==> flow/design.v <==
module lpc10_speech_synthetizer (
  input  wire              clk,         
  input  wire              reset,       
  input  wire              StartSpeak,
  input  wire              RomData,
  output wire [11:0]       RomAdr,
  output reg  signed [9:0] SampleData,
  output reg               Speaking
);
reg [5:0]  Cnt_8k;
reg [4:0]  CntSegment;
reg [7:0]  CntSample;
reg [11:0] RomAdrIn;
reg        Speak;
reg [3:0]  CodeEnergy;
reg        CodeRepeat;
reg [4:0]  CodePitch;
reg [17:0] CodeK1K4;    
reg [20:0] CodeK5K10;   
wire GetEnergy, GetRepeat, GetPitch, GetK1K4, GetK5K10, ReadRom;
wire Silence, LastFrame, NoK5K10;
function signed [9:0] TabChirp(input [5:0] i);
  case (i)
    0: TabChirp = 0;    1: TabChirp = 42;   2: TabChirp = -44;  3: TabChirp = 50;
    4: TabChirp = -78;  5: TabChirp = 18;   6: TabChirp = 37;   7: TabChirp = 20;
    8: TabChirp = 2;    9: TabChirp = -31;  10: TabChirp = -59; 11: TabChirp = 2;
    12: TabChirp = 95;  13: TabChirp = 90;  14: TabChirp = 5;   15: TabChirp = 15;
    16: TabChirp = 38;  17: TabChirp = -4;  18: TabChirp = -91; 19: TabChirp = -91;
    20: TabChirp = -42; 21: TabChirp = -35; 22: TabChirp = -36; 23: TabChirp = -4;
    24: TabChirp = 37;  25: TabChirp = 43;  26: TabChirp = 34;  27: TabChirp = 33;
    28: TabChirp = 15;  29: TabChirp = -1;  30: TabChirp = -8;  31: TabChirp = -18;
    32: TabChirp = -19; 33: TabChirp = -17; 34: TabChirp = -9;  35: TabChirp = -10;
    36: TabChirp = -6;  37: TabChirp = 0;   38: TabChirp = 3;   39: TabChirp = 2;
    40: TabChirp = 1;
    default: TabChirp = 0;
  endcase
endfunction
function signed [9:0] TabEnergy(input [3:0] i);
  case (i)
    0: TabEnergy = 0;   1: TabEnergy = 0;   2: TabEnergy = 1;   3: TabEnergy = 1;
    4: TabEnergy = 2;   5: TabEnergy = 3;   6: TabEnergy = 5;   7: TabEnergy = 7;
    8: TabEnergy = 10;  9: TabEnergy = 15;  10: TabEnergy = 21; 11: TabEnergy = 30;
    12: TabEnergy = 43; 13: TabEnergy = 61; 14: TabEnergy = 86; default: TabEnergy = 0;
  endcase
endfunction
function signed [9:0] TabPitch(input [4:0] i);
  case (i)
    0: TabPitch = 0;    1: TabPitch = 41;   2: TabPitch = 43;   3: TabPitch = 45;
    4: TabPitch = 47;   5: TabPitch = 49;   6: TabPitch = 51;   7: TabPitch = 53;
    8: TabPitch = 55;   9: TabPitch = 58;   10: TabPitch = 60;  11: TabPitch = 63;
    12: TabPitch = 66;  13: TabPitch = 70;  14: TabPitch = 73;  15: TabPitch = 76;
    16: TabPitch = 79;  17: TabPitch = 83;  18: TabPitch = 87;  19: TabPitch = 90;
    20: TabPitch = 94;  21: TabPitch = 99;  22: TabPitch = 103; 23: TabPitch = 107;
    24: TabPitch = 112; 25: TabPitch = 118; 26: TabPitch = 123; 27: TabPitch = 129;
    28: TabPitch = 134; 29: TabPitch = 141; 30: TabPitch = 147; default: TabPitch = 153;
  endcase
endfunction
function signed [9:0] TabK1(input [4:0] i);
  case (i)
    0: TabK1 = -501;  1: TabK1 = -497;  2: TabK1 = -493;  3: TabK1 = -488;
    4: TabK1 = -480;  5: TabK1 = -471;  6: TabK1 = -460;  7: TabK1 = -446;
    8: TabK1 = -427;  9: TabK1 = -405;  10: TabK1 = -378; 11: TabK1 = -344;
    12: TabK1 = -305; 13: TabK1 = -259; 14: TabK1 = -206; 15: TabK1 = -148;
    16: TabK1 = -86;  17: TabK1 = -21;  18: TabK1 = 45;   19: TabK1 = 110;
    20: TabK1 = 171;  21: TabK1 = 227;  22: TabK1 = 277;  23: TabK1 = 320;
    24: TabK1 = 357;  25: TabK1 = 388;  26: TabK1 = 413;  27: TabK1 = 434;
    28: TabK1 = 451;  29: TabK1 = 464;  30: TabK1 = 474;  default: TabK1 = 482;
  endcase
endfunction
function signed [9:0] TabK2(input [4:0] i);
  case (i)
    0: TabK2 = -349;  1: TabK2 = -328;  2: TabK2 = -305;  3: TabK2 = -280;
    4: TabK2 = -252;  5: TabK2 = -223;  6: TabK2 = -192;  7: TabK2 = -158;
    8: TabK2 = -124;  9: TabK2 = -88;   10: TabK2 = -51;  11: TabK2 = -14;
    12: TabK2 = 23;   13: TabK2 = 60;   14: TabK2 = 97;   15: TabK2 = 133;
    16: TabK2 = 167;  17: TabK2 = 199;  18: TabK2 = 230;  19: TabK2 = 259;
    20: TabK2 = 286;  21: TabK2 = 310;  22: TabK2 = 333;  23: TabK2 = 354;
    24: TabK2 = 372;  25: TabK2 = 389;  26: TabK2 = 404;  27: TabK2 = 417;
    28: TabK2 = 429;  29: TabK2 = 439;  30: TabK2 = 449;  default: TabK2 = 490;
  endcase
endfunction
function signed [9:0] TabK3(input [3:0] i);
  case (i)
    0: TabK3 = -397;  1: TabK3 = -365;  2: TabK3 = -327;  3: TabK3 = -282;
    4: TabK3 = -229;  5: TabK3 = -170;  6: TabK3 = -104;  7: TabK3 = -36;
    8: TabK3 = 35;    9: TabK3 = 104;   10: TabK3 = 169;  11: TabK3 = 228;
    12: TabK3 = 281;  13: TabK3 = 326;  14: TabK3 = 364;  default: TabK3 = 396;
  endcase
endfunction
function signed [9:0] TabK4(input [3:0] i);
  case (i)
    0: TabK4 = -373;  1: TabK4 = -334;  2: TabK4 = -293;  3: TabK4 = -245;
    4: TabK4 = -191;  5: TabK4 = -131;  6: TabK4 = -67;   7: TabK4 = -1;
    8: TabK4 = 64;    9: TabK4 = 128;   10: TabK4 = 188;  11: TabK4 = 243;
    12: TabK4 = 291;  13: TabK4 = 332;  14: TabK4 = 367;  default: TabK4 = 397;
  endcase
endfunction
function signed [9:0] TabK5(input [3:0] i);
  case (i)
    0: TabK5 = -319;  1: TabK5 = -286;  2: TabK5 = -250;  3: TabK5 = -211;
    4: TabK5 = -168;  5: TabK5 = -122;  6: TabK5 = -74;   7: TabK5 = -25;
    8: TabK5 = 24;    9: TabK5 = 73;    10: TabK5 = 121;  11: TabK5 = 167;
    12: TabK5 = 210;  13: TabK5 = 249;  14: TabK5 = 285;  default: TabK5 = 319;
  endcase
endfunction
function signed [9:0] TabK6(input [3:0] i);
  case (i)
    0: TabK6 = -290;  1: TabK6 = -252;  2: TabK6 = -209;  3: TabK6 = -163;
    4: TabK6 = -114;  5: TabK6 = -62;   6: TabK6 = -9;    7: TabK6 = 44;
    8: TabK6 = 97;    9: TabK6 = 147;   10: TabK6 = 194;  11: TabK6 = 239;
    12: TabK6 = 278;  13: TabK6 = 313;  14: TabK6 = 344;  default: TabK6 = 371;
  endcase
endfunction
function signed [9:0] TabK7(input [3:0] i);
  case (i)
    0: TabK7 = -291;  1: TabK7 = -256;  2: TabK7 = -216;  3: TabK7 = -174;
    4: TabK7 = -128;  5: TabK7 = -80;   6: TabK7 = -31;   7: TabK7 = 19;
    8: TabK7 = 69;    9: TabK7 = 117;   10: TabK7 = 163;  11: TabK7 = 206;
    12: TabK7 = 246;  13: TabK7 = 283;  14: TabK7 = 316;  default: TabK7 = 345;
  endcase
endfunction
function signed [9:0] TabK8(input [2:0] i);
  case (i)
    0: TabK8 = -219;  1: TabK8 = -133;  2: TabK8 = -38;   3: TabK8 = 59;
    4: TabK8 = 152;   5: TabK8 = 235;   6: TabK8 = 305;   default: TabK8 = 361;
  endcase
endfunction
function signed [9:0] TabK9(input [2:0] i);
  case (i)
    0: TabK9 = -225;  1: TabK9 = -157;  2: TabK9 = -82;   3: TabK9 = -3;
    4: TabK9 = 76;    5: TabK9 = 151;   6: TabK9 = 220;   default: TabK9 = 280;
  endcase
endfunction
function signed [9:0] TabK10(input [2:0] i);
  case (i)
    0: TabK10 = -179; 1: TabK10 = -122; 2: TabK10 = -61;  3: TabK10 = 1;
    4: TabK10 = 63;   5: TabK10 = 123;  6: TabK10 = 179;  default: TabK10 = 231;
  endcase
endfunction
reg signed [9:0] ET, PT, K1T, K2T, K3T, K4T, K5T, K6T, K7T, K8T, K9T, K10T;
reg signed [9:0] EC, PC, K1C, K2C, K3C, K4C, K5C, K6C, K7C, K8C, K9C, K10C;
reg signed [9:0] X1C, X2C, X3C, X4C, X5C, X6C, X7C, X8C, X9C, X10C;
reg signed [9:0] Valeur;
reg signed [9:0] KBus;
reg signed [9:0] XBus;
reg signed [9:0] YNext;
wire signed [18:0] Operation1;
wire signed [18:0] Operation2;
wire signed [18:0] Operation3;
wire signed [18:0] Operation4;
reg [12:0] GPA;
reg        NoiseOn;
reg [7:0]  PitchCnt;
wire signed [19:0] ValeurEC;
wire signed [9:0]  YStart;
assign RomAdr = RomAdrIn;
assign GetEnergy = (CntSample == 8'd0) && (Cnt_8k < 6'd4);
assign Silence   = (CodeEnergy == 4'b0000);
assign LastFrame = (CodeEnergy == 4'b1111);
assign NoK5K10   = (CodePitch  == 5'b00000);
assign GetRepeat = (CntSample == 8'd0) && (Cnt_8k == 6'd4) && !Silence && !LastFrame;
assign GetPitch  = (CntSample == 8'd0) && (Cnt_8k >= 6'd5) && (Cnt_8k < 6'd10) && !Silence && !LastFrame;
assign GetK1K4   = (CntSample == 8'd0) && (Cnt_8k >= 6'd11) && (Cnt_8k < 6'd29) && !Silence && !LastFrame && !CodeRepeat;
assign GetK5K10  = (CntSample == 8'd0) && (Cnt_8k >= 6'd30) && (Cnt_8k < 6'd51) && !Silence && !LastFrame && !CodeRepeat && !NoK5K10;
assign ReadRom = GetEnergy || GetRepeat || GetPitch || GetK1K4 || GetK5K10;
assign Operation1 = KBus * XBus;
assign Operation2 = YNext - (Operation1 / 19'sd512);
assign Operation3 = KBus * Operation2;
assign Operation4 = XBus + (Operation3 / 19'sd512);
assign ValeurEC = Valeur * EC;
assign YStart   = ValeurEC / 20'sd64;
always @* begin
  case (Cnt_8k)
    6'd2:  KBus = K10C;
    6'd3:  KBus = K9C;
    6'd4:  KBus = K8C;
    6'd5:  KBus = K7C;
    6'd6:  KBus = K6C;
    6'd7:  KBus = K5C;
    6'd8:  KBus = K4C;
    6'd9:  KBus = K3C;
    6'd10: KBus = K2C;
    6'd11: KBus = K1C;
    default: KBus = 10'sd0;
  endcase
  case (Cnt_8k)
    6'd2:  XBus = X10C;
    6'd3:  XBus = X9C;
    6'd4:  XBus = X8C;
    6'd5:  XBus = X7C;
    6'd6:  XBus = X6C;
    6'd7:  XBus = X5C;
    6'd8:  XBus = X4C;
    6'd9:  XBus = X3C;
    6'd10: XBus = X2C;
    6'd11: XBus = X1C;
    default: XBus = 10'sd0;
  endcase
end
always @(posedge clk) begin
  if (reset) begin
    Cnt_8k     <= 6'd0;
    CntSegment <= 5'd0;
    CntSample  <= 8'd0;
    RomAdrIn   <= 12'd1;
    Speak      <= 1'b0;
    Speaking   <= 1'b0;
    CodeEnergy <= 4'd0;
    CodeRepeat <= 1'b0;
    CodePitch  <= 5'd0;
    CodeK1K4   <= 18'd0;
    CodeK5K10  <= 21'd0;
    ET <= 0; PT <= 0; K1T <= 0; K2T <= 0; K3T <= 0; K4T <= 0;
    K5T <= 0; K6T <= 0; K7T <= 0; K8T <= 0; K9T <= 0; K10T <= 0;
    EC <= 0; PC <= 0; K1C <= 0; K2C <= 0; K3C <= 0; K4C <= 0;
    K5C <= 0; K6C <= 0; K7C <= 0; K8C <= 0; K9C <= 0; K10C <= 0;
    X1C <= 0; X2C <= 0; X3C <= 0; X4C <= 0; X5C <= 0;
    X6C <= 0; X7C <= 0; X8C <= 0; X9C <= 0; X10C <= 0;
    Valeur     <= 0;
    YNext      <= 0;
    SampleData <= 0;
    GPA        <= 13'b0000001101001;
    NoiseOn    <= 1'b1;
    PitchCnt   <= 8'd0;
  end else begin
    if (Speak && StartSpeak) begin
      Cnt_8k <= Cnt_8k + 6'd1;
      if (Cnt_8k == 6'b111111) begin
        if (CntSegment == 5'b10111)
          CntSegment <= 5'd0;
        else
          CntSegment <= CntSegment + 5'd1;
        if (CntSample == 8'b11000111)
          CntSample <= 8'd0;
        else
          CntSample <= CntSample + 8'd1;
      end
      if (GetEnergy) CodeEnergy <= {CodeEnergy[2:0], RomData};
      if (GetRepeat) CodeRepeat <= RomData;
      if (GetPitch)  CodePitch  <= {CodePitch[3:0], RomData};
      if (GetK1K4)   CodeK1K4   <= {CodeK1K4[16:0], RomData};
      if (GetK5K10)  CodeK5K10  <= {CodeK5K10[19:0], RomData};
      if (ReadRom) RomAdrIn <= RomAdrIn + 12'd1;
      if ((CntSample == 8'b11000111) && (Cnt_8k == 6'b111111) && LastFrame) begin
        Speak    <= 1'b0;
        Speaking <= 1'b0;
      end else begin
        Speaking <= 1'b1;
      end
    end else begin
      Cnt_8k     <= 6'd0;
      CntSegment <= 5'd0;
      CntSample  <= 8'd0;
      RomAdrIn   <= 12'd1;
      NoiseOn    <= 1'b1;
      if (!StartSpeak) Speak <= 1'b1;
    end
    if (Cnt_8k == 6'b111110) begin
      ET <= TabEnergy(CodeEnergy);
      if (Silence || LastFrame)
        PT <= 0;
      else
        PT <= TabPitch(CodePitch);
      if (Silence || LastFrame) begin
        K1T <= 0; K2T <= 0; K3T <= 0; K4T <= 0;
      end else begin
        K1T <= TabK1(CodeK1K4[17:13]);
        K2T <= TabK2(CodeK1K4[12:8]);
        K3T <= TabK3(CodeK1K4[7:4]);
        K4T <= TabK4(CodeK1K4[3:0]);
      end
      if (Silence || LastFrame || NoK5K10) begin
        K5T <= 0; K6T <= 0; K7T <= 0; K8T <= 0; K9T <= 0; K10T <= 0;
      end else begin
        K5T  <= TabK5(CodeK5K10[20:17]);
        K6T  <= TabK6(CodeK5K10[16:13]);
        K7T  <= TabK7(CodeK5K10[12:9]);
        K8T  <= TabK8(CodeK5K10[8:6]);
        K9T  <= TabK9(CodeK5K10[5:3]);
        K10T <= TabK10(CodeK5K10[2:0]);
      end
    end
    if ((CntSegment == 5'd0) && (Cnt_8k == 6'b111111)) begin
      EC   <= ET;
      PC   <= PT;
      K1C  <= K1T;
      K2C  <= K2T;
      K3C  <= K3T;
      K4C  <= K4T;
      K5C  <= K5T;
      K6C  <= K6T;
      K7C  <= K7T;
      K8C  <= K8T;
      K9C  <= K9T;
      K10C <= K10T;
      NoiseOn <= (PC == 0);
    end
    if (Cnt_8k == 6'd0) begin
      if (EC == 0)
        Valeur <= 0;
      else if (NoiseOn) begin
        if (GPA[0])
          Valeur <= -10'sd64;
        else
          Valeur <= 10'sd64;
      end else begin
        if (PitchCnt > 8'd50)
          Valeur <= 0;    
        else
          Valeur <= TabChirp(PitchCnt[5:0]);
      end
      if (PC == 0)
        PitchCnt <= 8'd0;
      else if ($signed({1'b0, PitchCnt}) < PC)
        PitchCnt <= PitchCnt + 8'd1;
      else
        PitchCnt <= 8'd0;
    end
    if (Cnt_8k < 6'b010100)
      GPA <= {GPA[12] ^ GPA[10] ^ GPA[9] ^ GPA[0], GPA[12:1]};
    case (Cnt_8k)
      6'd1: YNext <= YStart;
      6'd2, 6'd3, 6'd4, 6'd5, 6'd6, 6'd7, 6'd8, 6'd9, 6'd10, 6'd11:
        YNext <= Operation2[9:0];
      default: ;
    endcase
    case (Cnt_8k)
      6'd3:  X10C <= Operation4[9:0];
      6'd4:  X9C  <= Operation4[9:0];
      6'd5:  X8C  <= Operation4[9:0];
      6'd6:  X7C  <= Operation4[9:0];
      6'd7:  X6C  <= Operation4[9:0];
      6'd8:  X5C  <= Operation4[9:0];
      6'd9:  X4C  <= Operation4[9:0];
      6'd10: X3C  <= Operation4[9:0];
      6'd11: X2C  <= Operation4[9:0];
      6'd12: X1C  <= Operation2[9:0];
      default: ;
    endcase
    if (Cnt_8k == 6'b001111)
      SampleData <= X1C;
  end
end
endmodule
# [From RTL to reports: lpc10_speech_synthetizer]
# The steps from the RTL of lpc10_speech_synthetizer to its reports follow in flow order.
# Line numbers count from 1 in the design file above.
# Operators: Yosys type, input widths -> output width; for muxes data width and select width s.
# A cell with -- has no value.
[design] design="lpc10_speech_synthetizer" clock="clk" lib="sky130hd" corner="tt_025C_1v80"

# [After elaboration]
# Counts by Yosys on the flattened word-level netlist (proc, flatten, opt, wreduce; memories kept). Print and check cells are left out. Cells with the same type and inputs are merged into one.
# Yosys's memory passes give these memory sizes; they may raise the number of words (mostly to a power of two), join words into wider ones and drop unused or constant bits.
[op_classes] n_addsub=10 n_mul=3 cmp=10 n_eq=39 muxes=49 n_logic=7 n_reduce_logical=55
[op_table] cell="$pmux 10 s7" count=3
[op_table] cell="$mul 10x10->20" count=1
[op_table] cell="$pmux 10 s10" count=2
[op_table] cell="$mul 10x10->19" count=1
[op_table] cell="$mul 10x19->19" count=1
[op_table] cell="$mux 10" count=15
[op_table] cell="$mux 4" count=10
[op_table] cell="$eq 6x4->1 const B" count=6
[op_table] cell="$mux 5" count=7
[op_table] cell="$eq 3x3->1 const B" count=9
[op_table] cell="$eq 6x3->1 const B" count=4
[op_table] cell="$mux 8" count=3
[op_table] cell="$logic_and 1x1->1" count=23
[op_table] cell="$add 10x1->10" count=2
[op_table] cell="$logic_not 10->1" count=2
[op_table] cell="$pmux 10 s2" count=1
[op_table] cell="$sub 10x19->19" count=1
[op_table] cell="$add 19x1->19" count=1
[op_table] cell="$eq 3x2->1 const B" count=6
[op_table] cell="$reduce_or 9->1" count=2
[op_table] cell="$add 8x1->8 const B" count=2
[op_table] cell="$add 12x1->12 const B" count=1
[op_table] cell="$reduce_and 2->1" count=6
[op_table] cell="$eq 6x2->1 const B" count=2
[op_table] cell="$lt 6x5->1 const B" count=2
[op_table] cell="$eq 6x6->1 const B" count=2
[op_table] cell="$mux 6" count=2
[op_table] cell="$add 10x10->10" count=1
# Not listed: further kinds 31, cells in them 55.
[bits] reg_bits=474 mem_bits_ro=2448 clocked_rd_ports_x_width=95 n_memories=10 input_bits=4 word_cells=234
[mem_list] name="(no name shown)" words=64 width=10 rd=1 wr=0 line=23 text="case (i)"
[mem_list] name="(no name shown)" words=32 width=10 rd=1 wr=0 line=59 text="case (i)"
[mem_list] name="(no name shown)" words=32 width=10 rd=1 wr=0 line=71 text="case (i)"
[mem_list] name="(no name shown)" words=32 width=8 rd=1 wr=0 line=47 text="case (i)"
[mem_list] name="(no name shown)" words=16 width=10 rd=1 wr=0 line=83 text="case (i)"
[mem_list] name="(no name shown)" words=16 width=10 rd=1 wr=0 line=91 text="case (i)"
# Further memories, not shown: 4.

# [Logic depth]
# Yosys ltp: most cells in a row. Word level: on the elaborated netlist, between registers, memories and ports. Mapped: between sequential cells and ports; inverters and the memories' decode and read muxes count.
[logic_depth] word_depth=12 ABC_AREA=0 mapped_depth=74

# [Mapped cells and area]
# Source: synth_stat.txt of the flow (Yosys; design flattened, memories mapped). It holds for the ABC_AREA given above (unset counts as 0); a run with the other value may have another netlist.
# The area totals of this step are shown rounded.
[by_type] cell_type="sky130_fd_sc_hd__dfxtp_1" count=544
[by_type] cell_type="sky130_fd_sc_hd__fa_1" count=235
[by_type] cell_type="sky130_fd_sc_hd__ha_1" count=254
[by_type] cell_type="sky130_fd_sc_hd__nand2_1" count=574
[by_type] cell_type="sky130_fd_sc_hd__nor2_1" count=556
[by_type] cell_type="sky130_fd_sc_hd__a21oi_1" count=363
[by_type] cell_type="sky130_fd_sc_hd__inv_1" count=423
[by_type] cell_type="sky130_fd_sc_hd__a22oi_1" count=120
[by_type] cell_type="sky130_fd_sc_hd__clkbuf_1" count=206
[by_type] cell_type="sky130_fd_sc_hd__xnor2_1" count=69
[by_type] cell_type="sky130_fd_sc_hd__mux2i_1" count=55
[by_type] cell_type="sky130_fd_sc_hd__o21ai_0" count=99
[by_type] cell_type="sky130_fd_sc_hd__xor2_1" count=47
[by_type] cell_type="sky130_fd_sc_hd__nand3_1" count=79
[by_type] cell_type="sky130_fd_sc_hd__a211oi_1" count=48
[by_type] cell_type="sky130_fd_sc_hd__or2_2" count=48
[by_type] cell_type="sky130_fd_sc_hd__and2_1" count=44
[by_type] cell_type="sky130_fd_sc_hd__nor3_1" count=54
# Other cell types: 75; their cells: 495.
[synth_totals] cells=4313 area_um2=35570 flip_flops=544

# [Worst setup path after synthesis]
# Source: OpenSTA report_checks on the synthesized netlist (no wires, ideal clock, input and output delay 20% of the period each), path of least setup slack; recovery checks are left aside. Register names are those of the netlist, which keeps one name where synthesis merged equal registers.
[synth_path] path_type="register to register" startpoint="register Cnt_8k[1]" endpoint="register X10C[8]" tclk_ns=25.0 t_first_pin_ns=0.000 arrival_time_ns=16.133 slack_ns=8.740 delay_ns=16.261 path_stages=68 synth_period_reached_ns=16.26
# "delay_ns" is the arrival time less input delay plus setup time.
# "path_stages" counts driving pins, that of a launching flip-flop among them; a cell with two outputs on the path counts twice.
# "synth_period_reached_ns" is the clock period less the worst setup slack; recovery checks do not enter. This is arithmetic on one report: input and output delays are still those of the set period (20% each).
# Between the ends stands the longest chain of elaborated cells between them, by number of cells; it is not shown to be the way that was timed. Of several equally long chains one is given.
# Each line given opens the expression or statement behind the cell; cells for indexed reads and writes are added by Yosys, which also makes memories of some case tables.
# A register here has more assigning lines than the two given.
[synth_via] cell_sequence="sky130_fd_sc_hd__dfxtp_1 -> sky130_fd_sc_hd__inv_1 -> sky130_fd_sc_hd__ha_1 -> sky130_fd_sc_hd__buf_2 -> sky130_fd_sc_hd__or3b_1 -> sky130_fd_sc_hd__nor2_1 -> sky130_fd_sc_hd__buf_2 -> sky130_fd_sc_hd__buf_1 -> sky130_fd_sc_hd__a22oi_1 -> sky130_fd_sc_hd__and3_1 -> sky130_fd_sc_hd__clkbuf_1 -> sky130_fd_sc_hd__or2_2 -> sky130_fd_sc_hd__fa_1 -> sky130_fd_sc_hd__inv_1 -> sky130_fd_sc_hd__fa_1 -> sky130_fd_sc_hd__fa_1 -> sky130_fd_sc_hd__fa_1 -> sky130_fd_sc_hd__inv_1 -> [... 32 more ...] -> sky130_fd_sc_hd__nor3_1 -> sky130_fd_sc_hd__o31ai_1 -> sky130_fd_sc_hd__a21oi_1 -> sky130_fd_sc_hd__xnor2_2 -> sky130_fd_sc_hd__xnor2_1 -> sky130_fd_sc_hd__nor2_1 -> sky130_fd_sc_hd__fa_1 -> sky130_fd_sc_hd__fa_1 -> sky130_fd_sc_hd__a21o_1 -> sky130_fd_sc_hd__a21oi_1 -> sky130_fd_sc_hd__o21bai_1 -> sky130_fd_sc_hd__a21oi_1 -> sky130_fd_sc_hd__o21bai_1 -> sky130_fd_sc_hd__a21oi_1 -> sky130_fd_sc_hd__xor2_1 -> sky130_fd_sc_hd__nor2_1 -> sky130_fd_sc_hd__a21oi_1 -> sky130_fd_sc_hd__nor2_1" elab_chain_cells=12
[synth_rtl] element="from (decl)" line=10 text="reg [5:0]  Cnt_8k;"
[synth_rtl] element="from (assign)" line=202 text="Cnt_8k     <= 6'd0;"
[synth_rtl] element="from (assign)" line=227 text="Cnt_8k <= Cnt_8k + 6'd1;"
[synth_rtl] element="$eq 6x4->1" line=173 text="case (Cnt_8k)"
[synth_rtl] element="$pmux 10 s10" line=173
[synth_rtl] element="$mul 10x10->19" line=166 text="assign Operation1 = KBus * XBus;"
[synth_rtl] element="$reduce_or 9->1"
[synth_rtl] element="$and 1x1->1"
[synth_rtl] element="$add 19x1->19"
[synth_rtl] element="$sub 10x19->19" line=167 text="assign Operation2 = YNext - (Operation1 / 19'sd512);"
[synth_rtl] element="$mul 10x19->19" line=168 text="assign Operation3 = KBus * Operation2;"
[synth_rtl] element="$reduce_or 9->1"
[synth_rtl] element="$and 1x1->1"
[synth_rtl] element="$add 10x1->10"
[synth_rtl] element="$add 10x10->10" line=169 text="assign Operation4 = XBus + (Operation3 / 19'sd512);"
[synth_rtl] element="to (assign)" line=218 text="X6C <= 0; X7C <= 0; X8C <= 0; X9C <= 0; X10C <= 0;"
[synth_rtl] element="to (assign)" line=328 text="6'd3:  X10C <= Operation4[9:0];"
[synth_rtl] element="to (decl)" line=142 text="reg signed [9:0] X1C, X2C, X3C, X4C, X5C, X6C, X7C, X8C, X9C, X10C;"

# [Timing after layout]
# From the final timing report of flow run 2: the path of least setup slack in the routed layout; clock arrival at registers is part of the times.
[layout_path] path_type="register to register" startpoint="register Cnt_8k[0]" endpoint="register X6C[8]" tclk_ns=12.6 t_first_pin_ns=0.67 arrival_time_ns=16.08 slack_ns=-2.97 path_stages=65
# Between the ends stands the longest chain of elaborated cells between them, by number of cells; it is not shown to be the way that was timed. Of several equally long chains one is given.
# A register here has more assigning lines than the two given.
[layout_via] cell_sequence="sky130_fd_sc_hd__dfxtp_4 -> sky130_fd_sc_hd__inv_4 -> sky130_fd_sc_hd__ha_4 -> sky130_fd_sc_hd__or3b_4 -> sky130_fd_sc_hd__nor2_4 -> sky130_fd_sc_hd__buf_12 -> sky130_fd_sc_hd__buf_8 -> sky130_fd_sc_hd__a222oi_1 -> sky130_fd_sc_hd__and3_4 -> sky130_fd_sc_hd__buf_6 -> sky130_fd_sc_hd__nor2_4 -> sky130_fd_sc_hd__fa_1 -> sky130_fd_sc_hd__fa_1 -> sky130_fd_sc_hd__fa_1 -> sky130_fd_sc_hd__fa_1 -> sky130_fd_sc_hd__inv_2 -> sky130_fd_sc_hd__fa_1 -> sky130_fd_sc_hd__inv_2 -> [... 29 more ...] -> sky130_fd_sc_hd__o31ai_2 -> sky130_fd_sc_hd__a21oi_2 -> sky130_fd_sc_hd__xnor2_2 -> sky130_fd_sc_hd__xnor2_1 -> sky130_fd_sc_hd__nor2_1 -> sky130_fd_sc_hd__fa_2 -> sky130_fd_sc_hd__fa_2 -> sky130_fd_sc_hd__a21o_1 -> sky130_fd_sc_hd__a21oi_2 -> sky130_fd_sc_hd__o21bai_1 -> sky130_fd_sc_hd__a21oi_2 -> sky130_fd_sc_hd__o21bai_1 -> sky130_fd_sc_hd__a21oi_2 -> sky130_fd_sc_hd__xor2_4 -> sky130_fd_sc_hd__clkbuf_16 -> sky130_fd_sc_hd__nor2_4 -> sky130_fd_sc_hd__a21oi_2 -> sky130_fd_sc_hd__nor2_1" elab_chain_cells=12
[layout_rtl] element="from (decl)" line=10 text="reg [5:0]  Cnt_8k;"
[layout_rtl] element="from (assign)" line=202 text="Cnt_8k     <= 6'd0;"
[layout_rtl] element="from (assign)" line=227 text="Cnt_8k <= Cnt_8k + 6'd1;"
[layout_rtl] element="$eq 6x4->1" line=173 text="case (Cnt_8k)"
[layout_rtl] element="$pmux 10 s10" line=173
[layout_rtl] element="$mul 10x10->19" line=166 text="assign Operation1 = KBus * XBus;"
[layout_rtl] element="$reduce_or 9->1"
[layout_rtl] element="$and 1x1->1"
[layout_rtl] element="$add 19x1->19"
[layout_rtl] element="$sub 10x19->19" line=167 text="assign Operation2 = YNext - (Operation1 / 19'sd512);"
[layout_rtl] element="$mul 10x19->19" line=168 text="assign Operation3 = KBus * Operation2;"
[layout_rtl] element="$reduce_or 9->1"
[layout_rtl] element="$and 1x1->1"
[layout_rtl] element="$add 10x1->10"
[layout_rtl] element="$add 10x10->10" line=169 text="assign Operation4 = XBus + (Operation3 / 19'sd512);"
[layout_rtl] element="to (assign)" line=218 text="X6C <= 0; X7C <= 0; X8C <= 0; X9C <= 0; X10C <= 0;"
[layout_rtl] element="to (assign)" line=332 text="6'd7:  X6C  <= Operation4[9:0];"
[layout_rtl] element="to (decl)" line=142 text="reg signed [9:0] X1C, X2C, X3C, X4C, X5C, X6C, X7C, X8C, X9C, X10C;"

Appendix: measured runs

Module lpc10_speech_synthetizer, platform sky130hd: 4 stored runs of the flow (Yosys, OpenROAD) with differing settings, in no particular order. Input and output delays are each 20% of the period that was set; the output load is 0.01 pF.
By "period_reached_ns" is meant the clock period of the run minus its worst setup slack. This is arithmetic on one report: input and output delays are still those of the set period (20% each).
"power_total_uw" is the tool's figure for a default switching activity; nothing was simulated.
Measured values are rounded.

[flow] flow run 1: files
==> flow/run.sh <==
#!/bin/bash
# the make line also repeats the synthesis and layout settings of config.mk as NAME=value (left out here)
make -C /OpenROAD-flow-scripts/flow DESIGN_CONFIG=/design/flow/config.mk WORK_HOME=/design/flow/orfs CLKGATE_MAP_FILE= finish
==> flow/config.mk <==
export PLATFORM = sky130hd
export DESIGN_NAME = lpc10_speech_synthetizer
export DESIGN_NICKNAME = lpc10_speech_synthetizer
export VERILOG_FILES = /design/flow/design.v
export SDC_FILE = /design/flow/constraint.sdc
export NUM_CORES = 4
export LEC_CHECK = 0
export ABC_AREA = 1
export CAP_MARGIN = 20
export CELL_PAD_IN_SITES_GLOBAL_PLACEMENT = 2
export CORE_MARGIN = 2
export CORE_UTILIZATION = 64
export CTS_CLUSTER_DIAMETER = 261
export GPL_ROUTABILITY_DRIVEN = 0
export MAX_ROUTING_LAYER = met4
export MIN_ROUTING_LAYER = met2
export PLACE_DENSITY_LB_ADDON = 0.28
export SLEW_MARGIN = 20
==> flow/constraint.sdc <==
create_clock -name core_clock -period 25.0 [get_ports {clk}]
set_input_delay 5.0000 -clock core_clock [delete_from_list [all_inputs] [get_ports {clk}]]
set_output_delay 5.0000 -clock core_clock [all_outputs]
set_load 0.01 [all_outputs]

[flow] flow run 1: incomplete, placement halted on FLW-0024

[flow] flow run 2: files
==> flow/run.sh <==
#!/bin/bash
# the make line also repeats the synthesis and layout settings of config.mk as NAME=value (left out here)
make -C /OpenROAD-flow-scripts/flow DESIGN_CONFIG=/design/flow/config.mk WORK_HOME=/design/flow/orfs CLKGATE_MAP_FILE= finish
==> flow/config.mk <==
export PLATFORM = sky130hd
export DESIGN_NAME = lpc10_speech_synthetizer
export DESIGN_NICKNAME = lpc10_speech_synthetizer
export VERILOG_FILES = /design/flow/design.v
export SDC_FILE = /design/flow/constraint.sdc
export NUM_CORES = 4
export LEC_CHECK = 0
export CAP_MARGIN = 30
export CORE_ASPECT_RATIO = 1.06
export CORE_MARGIN = 2
export CORE_UTILIZATION = 22
export CTS_CLUSTER_DIAMETER = 234
export MIN_ROUTING_LAYER = met1
export PLACE_DENSITY_LB_ADDON = 0.04
export SETUP_SLACK_MARGIN = 0.19
export SLEW_MARGIN = 20
export TNS_END_PERCENT = 90
==> flow/constraint.sdc <==
create_clock -name core_clock -period 12.6 [get_ports {clk}]
set_input_delay 2.5200 -clock core_clock [delete_from_list [all_inputs] [get_ports {clk}]]
set_output_delay 2.5200 -clock core_clock [all_outputs]
set_load 0.01 [all_outputs]

[flow] flow run 2: metrics
[metrics] yosys_chip_area_um2 = 35570
[metrics] dieArea_um2 = 164900
[metrics] final_cell_area_um2 = 45500
[metrics] final_setup_ws_ns = -2.973
[metrics] timing.hold.ws_ns = 0.451
[metrics] power_total_uw = 3911
[metrics] period_reached_ns = 15.573

[flow] flow run 3: files
==> flow/run.sh <==
#!/bin/bash
# the make line also repeats the synthesis and layout settings of config.mk as NAME=value (left out here)
make -C /OpenROAD-flow-scripts/flow DESIGN_CONFIG=/design/flow/config.mk WORK_HOME=/design/flow/orfs CLKGATE_MAP_FILE= finish
==> flow/config.mk <==
export PLATFORM = sky130hd
export DESIGN_NAME = lpc10_speech_synthetizer
export DESIGN_NICKNAME = lpc10_speech_synthetizer
export VERILOG_FILES = /design/flow/design.v
export SDC_FILE = /design/flow/constraint.sdc
export NUM_CORES = 4
export LEC_CHECK = 0
export CAP_MARGIN = 20
export CORE_MARGIN = 2
export CORE_UTILIZATION = 40
export SLEW_MARGIN = 20
==> flow/constraint.sdc <==
create_clock -name core_clock -period 18.6 [get_ports {clk}]
set_input_delay 3.7200 -clock core_clock [delete_from_list [all_inputs] [get_ports {clk}]]
set_output_delay 3.7200 -clock core_clock [all_outputs]
set_load 0.01 [all_outputs]

[flow] flow run 3: metrics
[metrics] yosys_chip_area_um2 = 35570
[metrics] dieArea_um2 = 91320
[metrics] final_cell_area_um2 = 38850
[metrics] final_setup_ws_ns = 0.915
[metrics] timing.hold.ws_ns = 0.450
[metrics] power_total_uw = 2414
[metrics] period_reached_ns = 17.685

[flow] flow run 4: files
==> flow/run.sh <==
#!/bin/bash
# the make line also repeats the synthesis and layout settings of config.mk as NAME=value (left out here)
make -C /OpenROAD-flow-scripts/flow DESIGN_CONFIG=/design/flow/config.mk WORK_HOME=/design/flow/orfs CLKGATE_MAP_FILE= finish
==> flow/config.mk <==
export PLATFORM = sky130hd
export DESIGN_NAME = lpc10_speech_synthetizer
export DESIGN_NICKNAME = lpc10_speech_synthetizer
export VERILOG_FILES = /design/flow/design.v
export SDC_FILE = /design/flow/constraint.sdc
export NUM_CORES = 4
export LEC_CHECK = 0
export ABC_AREA = 1
export CAP_MARGIN = 40
export CELL_PAD_IN_SITES_GLOBAL_PLACEMENT = 3
export CORE_MARGIN = 2
export CORE_UTILIZATION = 19
export CTS_CLUSTER_DIAMETER = 261
export CTS_CLUSTER_SIZE = 66
export GPL_ROUTABILITY_DRIVEN = 0
export GPL_TIMING_DRIVEN = 0
export HOLD_SLACK_MARGIN = 0.17
export MAX_ROUTING_LAYER = met4
export MIN_ROUTING_LAYER = met1
export PLACE_DENSITY_LB_ADDON = 0.28
export SETUP_SLACK_MARGIN = 5.0
export SLEW_MARGIN = 25
==> flow/constraint.sdc <==
create_clock -name core_clock -period 26.0 [get_ports {clk}]
set_input_delay 5.2000 -clock core_clock [delete_from_list [all_inputs] [get_ports {clk}]]
set_output_delay 5.2000 -clock core_clock [all_outputs]
set_load 0.01 [all_outputs]

[flow] flow run 4: metrics
[metrics] yosys_chip_area_um2 = 36460
[metrics] dieArea_um2 = 195400
[metrics] final_cell_area_um2 = 40600
[metrics] final_setup_ws_ns = 7.342
[metrics] timing.hold.ws_ns = 0.398
[metrics] power_total_uw = 1292
[metrics] period_reached_ns = 18.658
